==> flow/design.v <==
module DOUBLY_PIPELINE(clk,xi,yi,r,ang,xf,yf);
input signed[15:0] xi,yi;
input clk;
output reg signed [15:0] r,ang;
output reg signed [15:0] xf,yf;
 wire signed [15:0] ri,angi;
 wire  signed [15:0] xfi,yfi;
wire  signed [15:0] g1,g2,g3,g4,g5,g6,g7,g8;
ROTATING x1(clk,xi,yi,g1,g2,g3,g4,g5,g6,g7,g8,xfi,yfi);     
VECTORING x2(clk,xi,yi,g1,g2,g3,g4,g5,g6,g7,g8,ri,angi);  
always @(*)
begin 
xf<=xfi;
yf<=yfi;  
r<=ri;
ang<=angi;
end
endmodule
module ROTATING(clk,xi,yi,a1,a2,a3,a4,a5,a6,a7,a8,xf,yf);
input signed[15:0] xi,yi;
input   signed [15:0] a1,a2,a3,a4,a5,a6,a7,a8;
input clk;
output reg  signed [15:0] xf,yf;
reg  signed [15:0] x1,x2,x3,x4,x5,x6,x7,x8;
reg  signed [15:0] y1,y2,y3,y4,y5,y6,y7,y8;
wire signed [15:0] angle45,angle26,angle14,angle7,angle3_5,angle1_79,angle0_89,angle0_44;
reg  signed [15:0] angle_i [8:0];  
wire signed [15:0] s = 16'd607;
assign angle45 = 16'd4500;
assign angle26 = 16'd2657;
assign angle14 = 16'd1404;
assign angle7 = 16'd713;
assign angle3_5 = 16'd358;
assign angle1_79 = 16'd179;
assign angle0_89 = 16'd89;
assign angle0_44 = 16'd44;
always @(posedge clk)
begin  
    angle_i[0] <= angle45 ;
	    x1<= xi + yi;   
		y1<= yi - xi;
	   if (angle_i[0] > a2)
		begin 
		x2<= x1 - (y1>>>1);  
		y2<= y1 + (x1>>>1); 
		angle_i[1] <= angle_i[0] - angle26 ; 
		end 
	   else
		begin 
		x2<= x1+(y1>>>1); 
		y2<= y1-(x1>>>1);
	    angle_i[1] <= angle_i[0] + angle26 ;  
	   end
	 if (angle_i[1] > a3)
	    begin 
		 angle_i[2] <= angle_i[1] - angle14 ;  
		  x3<= x2 - (y2>>>2); 
		  y3<= y2 +(x2>>>2);
		end 
		else 
		begin 
	      angle_i[2] <= angle_i[1] + angle14 ;  
		  x3<= x2+(y2>>>2); 
		  y3<= y2-(x2>>>2);
		end 
	if (angle_i[2] > a4)
	    begin 
		  angle_i[3] <= angle_i[2] - angle7 ;  
		  x4<= x3 - (y3>>>3); 
		  y4<= y3 +(x3>>>3);
		 end 
		else 
		begin 
	     angle_i[3] <= angle_i[2] + angle7 ;  
		  x4<= x3+(y3>>>3); 
		  y4<= y3-(x3>>>3);
		end 
		if (angle_i[3] > a5)
	    begin 
			angle_i[4] <= angle_i[3] - angle3_5 ;  
			x5<= x4 - (y4>>>4); 
			y5<= y4 + (x4>>>4);
		 end 
		else 
		begin
			angle_i[4] <= angle_i[3] + angle3_5 ;  
			x5<= x4+(y4>>>4); 
			y5<= y4-(x4>>>4);
		end 
	   if (angle_i[4] > a6)
	    begin 
			angle_i[5] <= angle_i[4] - angle1_79 ;  
			x6<= x5 - (y5>>>5); 
			y6<= y5 +(x5>>>5);
		end
		else 
		begin 
	       angle_i[5] <= angle_i[4] + angle1_79 ;  
		   x6<= x5+(y5>>>5); 
		   y6<= y5-(x5>>>5);
		end 
		if (angle_i[5] > a7)
	    begin 
			angle_i[6] <= angle_i[5] - angle0_89 ;  
			x7<= x6 - (y6>>>6); 
			y7<= y6 +(x6>>>6);
		end
		else 
		begin 
			angle_i[6] <= angle_i[5] + angle0_89;  
			x7<= x6+(y6>>>6); 
			y7<= y6-(x6>>>6);
		end 
		if (angle_i[6] > a8)
	     begin 
			angle_i[7] <= angle_i[6] - angle0_44 ;  
			x8<= x7 - (y7>>>7); 
			y8<= y7 +(x7>>>7);
		 end 
		 else 
         begin 	     
			angle_i[7] <= angle_i[6] + angle0_44 ;  
			x8<= x7+(y7>>>7); 
			y8<= y7-(x7>>>7);
		 end  
      xf <=  (s*x8)/1000 ;
      yf <=  (s*y8)/1000 ;	  
end 
endmodule
module VECTORING(clk,a0,b0,ang1,ang2,ang3,ang4,ang5,ang6,ang7,ang8,r,ang);
input signed[15:0]a0,b0;
input clk;
  output reg signed [15:0]r,ang;  
  output reg signed[15:0] ang1,ang2,ang3,ang4,ang5,ang6,ang7,ang8;  
  reg signed [15:0] a1,a2,a3,a4,a5,a6,a7,a8;
  reg signed [15:0] b1,b2,b3,b4,b5,b6,b7,b8;
  reg signed[15:0] angle_x1,angle_x2,angle_x3,angle_x4,angle_x5,angle_x6,angle_x7,angle_x8;
wire signed [15:0] v = 16'd0607;
wire [15:0] angle_c0 = 16'd4500;
wire [15:0] angle_c1 = 16'd2657;
wire [15:0] angle_c2 = 16'd1404;
wire [15:0] angle_c3 = 16'd713;
wire [15:0] angle_c4 = 16'd358;
wire [15:0] angle_c5 = 16'd179;
wire [15:0] angle_c6 = 16'd089;
wire [15:0] angle_c7 = 16'd044; 
  always @ (posedge clk)
   begin
      a1<=a0+b0;
      b1<=b0-a0;
      angle_x1 <= angle_c0;
	  ang1 <= angle_x1;
    if(b1 < 0)  
   begin
      a2<= a1 - (b1>>>1);
      b2<= b1 + (a1>>>1);
     angle_x2<=angle_x1-angle_c1;
	   ang2<= angle_x2;
     end
    else
   begin
      a2<=a1+(b1>>>1);
      b2<=b1-(a1>>>1);
      angle_x2<=angle_x1+angle_c1;
	  ang2<= angle_x2;
    end
     if(b2<0)
	begin
     a3<=a2-(b2>>>2);
     b3<=b2+(a2>>>2);
     angle_x3<=angle_x2-angle_c2;
	  ang3<= angle_x3;
     end
  	else
  	begin
      a3<=a2+(b2>>>2);
      b3<=b2-(a2>>>2);
      angle_x3<=angle_x2+angle_c2;
	  ang3<= angle_x3;
	end
     if(b3<0)
	begin
     a4<=a3-(b3>>>3);
     b4<=b3+(a3>>>3);
     angle_x4<=angle_x3-angle_c3;
	 ang4<=angle_x4;
     end
  	else
  	begin
      a4<=a3+(b3>>>3);
      b4<=b3-(a3>>>3);
     angle_x4<=angle_x3+angle_c3;
	 ang4<=angle_x4;
	end
     if(b4<0)
	begin
     a5<=a4-(b4>>>4);
     b5<=b4+(a4>>>4);
      angle_x5<=angle_x4-angle_c4;
	   ang5<=angle_x5;
     end
  	else
  	begin
      a5<=a4+(b4>>>4);
      b5<=b4-(a4>>>4);
      angle_x5<=angle_x4+angle_c4;
	   ang5<=angle_x5;
	end
     if(b5<0)
	begin
     a6<=a5-(b5>>>5);
     b6<=b5+(a5>>>5);
    angle_x6<=angle_x5-angle_c5;
	 ang6<=angle_x6;
     end
  	else
  	begin
      a6<=a5+(b5>>>5);
      b6<=b5-(a5>>>5);
      angle_x6<=angle_x5+angle_c5;
	  ang6<=angle_x6;
	end
     if(b6<0)
	begin
     a7<=a6-(b6>>>6);
     b7<=b6+(a6>>>6);
     angle_x7<=angle_x6-angle_c6;
	 ang7<=angle_x7;
     end
  	else
  	begin
     a7<=a6+(b6>>>6);
     b7<=b6-(a6>>>6);
      angle_x7<=angle_x6+angle_c6;
	  ang7<=angle_x7;
 	 end
     if(b7<0)
	begin
      a8<=a7-(b7>>>7);
      b8<=b7+(a7>>>7);
      angle_x8<=angle_x7-angle_c7;
	  ang8<=angle_x8;
     end
  	else
      begin
      a8<=a7+(b7>>>7);
      b8<=b7-(a7>>>7);
       angle_x8<=angle_x7-angle_c7;
	   ang8<=angle_x8;
     end
r<=v*a8/1000;
ang<=angle_x8;
end
endmodule
* Tool chain data of DOUBLY_PIPELINE
Tool output for the design above before and after an edit, in the order of the flow.
Lines under "original" count in the file above, lines under "edited" in the edited file.
"difference" is "edited" less "original", of the values as shown; "rel. change" is that difference over "original", in percent.
Library cell names are shortened.
The mark - stands for no value.
- Top :: DOUBLY_PIPELINE
- Clock input :: clk
- Library :: sky130hd
- Timing corner :: tt_025C_1v80

* Edit of the RTL
Unified diff, file above to edited file.
The edit is scripted: it alters the design's behaviour and was not made to optimise anything.
#+begin_src diff
@@ -1,7 +1,9 @@
-module DOUBLY_PIPELINE(clk,xi,yi,r,ang,xf,yf);
+module DOUBLY_PIPELINE(clk,xi,yi,r,ang,xf_pad,yf);
 input signed[15:0] xi,yi;
 input clk;
 output reg signed [15:0] r,ang;
-output reg signed [15:0] xf,yf;
+output reg signed [15:0] xf_pad,yf;
+reg signed [15:0] xf;
+always @(posedge clk) xf_pad <= xf;
  wire signed [15:0] ri,angi;
  wire  signed [15:0] xfi,yfi;
#+end_src

* Word level
Counts by Yosys on the flattened word-level netlist (proc, flatten, opt, wreduce). Print and check cells are left out. Cells with the same type and inputs are merged into one.
** Storage and ports
- elaborated cells :: original 184, edited 185, difference +1, rel. change +0.54%
- flip-flop bits (word level) :: original 823, edited 839, difference +16, rel. change +1.94%
** Operators by class
- add/subtract/negate cells :: original 73, edited 73, difference 0, rel. change 0.00%
- order comparisons :: original 14, edited 14, difference 0, rel. change 0.00%
- divide/modulo/power cells :: original 3, edited 3, difference 0, rel. change 0.00%
- muxes and demuxes :: original 39, edited 39, difference 0, rel. change 0.00%
- $mul :: original 3, edited 3, difference 0, rel. change 0.00%
Operator kinds equal on both sides are left out: 37.

* Logic depth
Depth = most cells in a row (Yosys ltp): at word level without a register or memory, in the mapped netlist without a sequential cell, where the memories' decode and read muxes count.
** Logic depth
- word-level depth :: original 2, edited 2, difference 0, rel. change 0.00%
- ABC_AREA :: original 0, edited 0
- depth in mapped cells :: original 75, edited 75, difference 0, rel. change 0.00%
- mapped depth without buffers :: original 65, edited 65, difference 0, rel. change 0.00%

* Netlist
Source: synth_stat.txt of the flow (Yosys; design flattened, memories mapped). It holds for the ABC_AREA given above (unset counts as 0); a run with the other value may have another netlist.
** Cells by type
- dfxtp_1 :: original 750, edited 766, difference +16, rel. change +2.13%
Cell types equal on both sides are left out: 145.
** Mapped netlist
- standard cells after synthesis :: original 8922, edited 8938, difference +16, rel. change +0.18%
- chip area (Yosys) (sq um) :: original 74188.7, edited 74509.0, difference +320.3, rel. change +0.43%
- flip-flops :: original 750, edited 766, difference +16, rel. change +2.13%
By module: a second synthesis without flattening, with its own total; a netlist apart from the flattened one above.
** Second synthesis, totals
- cell total of the unflattened synthesis :: original 9321, edited 9337, difference +16, rel. change +0.17%
- area (unflattened synthesis) (sq um) :: original 77784.6, edited 78104.9, difference +320.3, rel. change +0.41%
Each row is one instance without its submodules.
** By module, original
- ROTATING :: instances 1, cells 5512, area 44935.6 sq um, sequential area 7226.9 sq um
- VECTORING :: instances 1, cells 3809, area 32849.0 sq um, sequential area 8468.1 sq um
- DOUBLY_PIPELINE :: instances 1, cells 0, area 0.0 sq um, sequential area 0.0 sq um
** By module, edited
- ROTATING :: instances 1, cells 5512, area 44935.6 sq um, sequential area 7226.9 sq um
- VECTORING :: instances 1, cells 3809, area 32849.0 sq um, sequential area 8468.1 sq um
- DOUBLY_PIPELINE :: instances 1, cells 16, area 320.3 sq um, sequential area 320.3 sq um

* Path before layout
Source: OpenSTA report_checks on the synthesized netlist (no wires, ideal clock, input and output delay 20% of the period each), path of least setup slack; recovery checks are left aside. Register names are those of the netlist, which keeps one name where synthesis merged equal registers.
** Timing after synthesis
- path kind :: original reg2reg, edited reg2reg
- start :: original reg x2.a8[15], edited reg x2.a8[15]
- end :: original reg x2.r[14], edited reg x2.r[14]
- path buffers :: original 8, edited 8, difference 0, rel. change 0.00%
- launch time at the first pin (ns) :: original 0.000, edited 0.000, difference 0.000
- clock period (ns) :: original 25.0, edited 25.0, difference 0.0, rel. change 0.00%
- driving pins on the path :: original 67, edited 67, difference 0, rel. change 0.00%
- path slack (ns) :: original 7.629, edited 7.629, difference 0.000
- data required time (ns) :: original 24.928, edited 24.928, difference 0.000, rel. change 0.00%
- library setup time (ns) :: original 0.072, edited 0.072, difference 0.000
- path delay (ns) :: original 17.371, edited 17.371, difference 0.000, rel. change 0.00%
- arrival (ns) :: original 17.299, edited 17.299, difference 0.000, rel. change 0.00%
- period reached after synthesis (ns) :: original 17.371, edited 17.371, difference 0.000, rel. change 0.00%
"path delay" is the arrival time less input delay plus setup time.
"driving pins on the path": output pins that drive a net of the path, with the launching flip-flop's if there is one; two outputs of one cell count as two.
"period reached after synthesis" = period - worst setup slack (recovery checks aside). The figure is calculated, with input and output delays left at 20% of the set period.
The rows between start and end are the longest chain of elaborated cells between them; the timing report does not say that the signal goes this way. Where chains are equally long, one stands for them.
Each line given opens the expression or statement behind the cell; cells for indexed reads and writes are added by Yosys, which also makes memories of some case tables.
On the way, after synthesis, original:
- Cells stage by stage :: dfxtp_1 > fa_1 > ha_1 > fa_1 > fa_1 > inv_1 > fa_1 > inv_1 > ha_1 > buf_2 > a21oi_1 > o21ai_0 > nor2_1 > a31oi_2 > a221o_2 > xnor2_1 > or3_1 > or3_1 > (+31 left out) > mux2i_1 > o22a_1 > nor3_2 > o41ai_4 > a41oi_2 > a41oi_1 > a32oi_1 > buf_4 > a2111oi_1 > a211o_1 > and4_1 > clkbuf_1 > nor2_1 > a31oi_1 > ha_1 > nand2_1 > o21ai_0 > xnor2_1
- Cells in the longest elaborated chain :: 2
** RTL lines, path after synthesis, original
- from (decl) :: line 135 : reg signed [15:0] a1,a2,a3,a4,a5,a6,a7,a8;
- from (assign) :: line 239 : a8<=a7-(b7>>>7);
- from (assign) :: line 246 : a8<=a7+(b7>>>7);
- 11-bit by 16-bit multiplier with 27-bit output :: line 251 : r<=v*a8/1000;
- 32-bit by 11-bit divider with 32-bit output :: line 251
- to (assign) :: line 251
- to (decl) :: line 133 : output reg signed [15:0]r,ang;
On the way, after synthesis, edited:
- Cells stage by stage :: dfxtp_1 > fa_1 > ha_1 > fa_1 > fa_1 > inv_1 > fa_1 > inv_1 > ha_1 > buf_2 > a21oi_1 > o21ai_0 > nor2_1 > a31oi_2 > a221o_2 > xnor2_1 > or3_1 > or3_1 > (+31 left out) > mux2i_1 > o22a_1 > nor3_2 > o41ai_4 > a41oi_2 > a41oi_1 > a32oi_1 > buf_4 > a2111oi_1 > a211o_1 > and4_1 > clkbuf_1 > nor2_1 > a31oi_1 > ha_1 > nand2_1 > o21ai_0 > xnor2_1
- Cells in the longest elaborated chain :: 2
** RTL lines, path after synthesis, edited
- from (decl) :: line 137 : reg signed [15:0] a1,a2,a3,a4,a5,a6,a7,a8;
- from (assign) :: line 241 : a8<=a7-(b7>>>7);
- from (assign) :: line 248 : a8<=a7+(b7>>>7);
- 11-bit by 16-bit multiplier with 27-bit output :: line 253 : r<=v*a8/1000;
- 32-bit by 11-bit divider with 32-bit output :: line 253
- to (assign) :: line 253
- to (decl) :: line 135 : output reg signed [15:0]r,ang;

* Timing after layout
Path of least setup slack in the final report of each run of set A (OpenROAD, finished layout, wires in). Where an end is a register, its clock arrival counts in the times.
** Timing post-layout
- path kind :: original reg2reg, edited reg2reg
- start :: original reg x2.a8[5], edited reg x1.y8[5]
- end :: original reg x2.r[14], edited reg x1.yf[12]
- library setup time (ns) :: original 0.07, edited 0.13, difference +0.06
- driving pins on the path :: original 63, edited 63, difference 0, rel. change 0.00%
- path buffers :: original 1, edited 3, difference +2, rel. change +200.00%
- arrival (ns) :: original 21.58, edited 21.48, difference -0.10, rel. change -0.46%
- data required time (ns) :: original 23.09, edited 23.11, difference +0.02, rel. change +0.09%
- path slack (ns) :: original 1.51, edited 1.63, difference +0.12
- clock period (ns) :: original 22.5, edited 22.5, difference 0.0, rel. change 0.00%
- launch time at the first pin (ns) :: original 0.68, edited 0.72, difference +0.04, rel. change +5.88%
The rows between start and end are the longest chain of elaborated cells between them; the timing report does not say that the signal goes this way. Where chains are equally long, one stands for them.
On the way, post-layout, original:
- Cells stage by stage :: dfxtp_1 > inv_1 > fa_1 > inv_1 > ha_1 > fa_1 > fa_1 > inv_1 > fa_1 > inv_1 > ha_1 > a21oi_1 > o211ai_1 > o211ai_1 > a31oi_2 > a221o_2 > xnor2_2 > buf_4 > (+27 left out) > nor2_2 > a31oi_4 > mux2i_1 > o22a_1 > nor3_2 > o41ai_4 > a41o_1 > o21ai_0 > a32o_1 > o21ai_1 > mux2_2 > a221oi_1 > o211ai_1 > a31oi_1 > ha_1 > nand2_1 > o21ai_0 > xnor2_1
- Cells in the longest elaborated chain :: 2
** RTL lines, path post-layout, original
- from (decl) :: line 135 : reg signed [15:0] a1,a2,a3,a4,a5,a6,a7,a8;
- from (assign) :: line 239 : a8<=a7-(b7>>>7);
- from (assign) :: line 246 : a8<=a7+(b7>>>7);
- 11-bit by 16-bit multiplier with 27-bit output :: line 251 : r<=v*a8/1000;
- 32-bit by 11-bit divider with 32-bit output :: line 251
- to (assign) :: line 251
- to (decl) :: line 133 : output reg signed [15:0]r,ang;
On the way, post-layout, edited:
- Cells stage by stage :: dfxtp_1 > inv_1 > fa_1 > inv_1 > ha_1 > fa_1 > fa_1 > inv_1 > fa_1 > inv_1 > ha_1 > a2111oi_2 > o21ai_0 > a211oi_1 > nor3_1 > nor3_2 > nor3_1 > a311o_1 > (+27 left out) > mux2_2 > a22oi_4 > nand3_1 > mux2i_1 > o211ai_4 > mux2i_1 > mux2i_2 > nand4_1 > and2_1 > a211oi_1 > a211oi_1 > a2111oi_4 > a21oi_1 > mux2_2 > ha_1 > a41oi_1 > nor2_1 > xnor2_1
- Cells in the longest elaborated chain :: 2
** RTL lines, path post-layout, edited
- from (decl) :: line 27 : reg  signed [15:0] y1,y2,y3,y4,y5,y6,y7,y8;
- from (assign) :: line 120 : y8<= y7 +(x7>>>7);
- from (assign) :: line 126 : y8<= y7-(x7>>>7);
- 11-bit by 16-bit multiplier with 27-bit output :: line 129 : yf <= (s*y8)/1000 ;
- 32-bit by 11-bit divider with 32-bit output :: line 129
- to (assign) :: line 129
- to (decl) :: line 25 : output reg  signed [15:0] xf,yf;

* Layout results
Both versions went through the flow (Yosys, OpenROAD) with the same settings in each pair. Constraints: input delay and output delay 20% of the set period each, output load 0.01 pF.
Settings, set A:
- CORE_UTILIZATION :: 40
- period_ns :: 22.5
- CAP_MARGIN :: 20
- CORE_MARGIN :: 2
- SLEW_MARGIN :: 20
** Results, set A
- standard-cell area after layout (sq um) :: original 80990.2, edited 81598.3, difference +608.1, rel. change +0.75%
- total negative slack on setup checks (ns) :: original 0.000, edited 0.000, difference 0.000
- setup slack of the worst path (ns) :: original 1.514, edited 1.634, difference +0.120
- smallest hold slack (ns) :: original 0.326, edited 0.310, difference -0.016
- area inside the die boundary (sq um) :: original 188934.0, edited 189739.0, difference +805.0, rel. change +0.43%
- utilization after routing (%) :: original 43.8, edited 44.1, difference +0.3
- clock period reached (ns) :: original 20.986, edited 20.866, difference -0.120, rel. change -0.57%
- mapped cell area after synthesis (sq um) :: original 74188.7, edited 74509.0, difference +320.3, rel. change +0.43%
Settings, set B:
- ABC_AREA :: 1
- CAP_MARGIN :: 10
- CORE_UTILIZATION :: 71
- CTS_CLUSTER_DIAMETER :: 221
- CTS_CLUSTER_SIZE :: 80
- GPL_ROUTABILITY_DRIVEN :: 0
- GPL_TIMING_DRIVEN :: 0
- PLACE_DENSITY_LB_ADDON :: 0.06
- period_ns :: 31.4
- CORE_MARGIN :: 2
- SLEW_MARGIN :: 20
** Results, set B
- standard-cell area after layout (sq um) :: original 75265.9, edited 75606.3, difference +340.4, rel. change +0.45%
- total negative slack on setup checks (ns) :: original 0.000, edited 0.000, difference 0.000
- setup slack of the worst path (ns) :: original 14.534, edited 14.448, difference -0.086
- smallest hold slack (ns) :: original 0.345, edited 0.348, difference +0.003
- area inside the die boundary (sq um) :: original 104164.0, edited 104623.0, difference +459.0, rel. change +0.44%
- utilization after routing (%) :: original 74.9, edited 74.5, difference -0.4
- clock period reached (ns) :: original 16.866, edited 16.952, difference +0.086, rel. change +0.51%
- mapped cell area after synthesis (sq um) :: original 72135.4, edited 72455.7, difference +320.3, rel. change +0.44%
"clock period reached" is the run's clock period less its worst setup slack. It is reckoned from that one timing run; input and output delays stay at 20% of the period that was set.
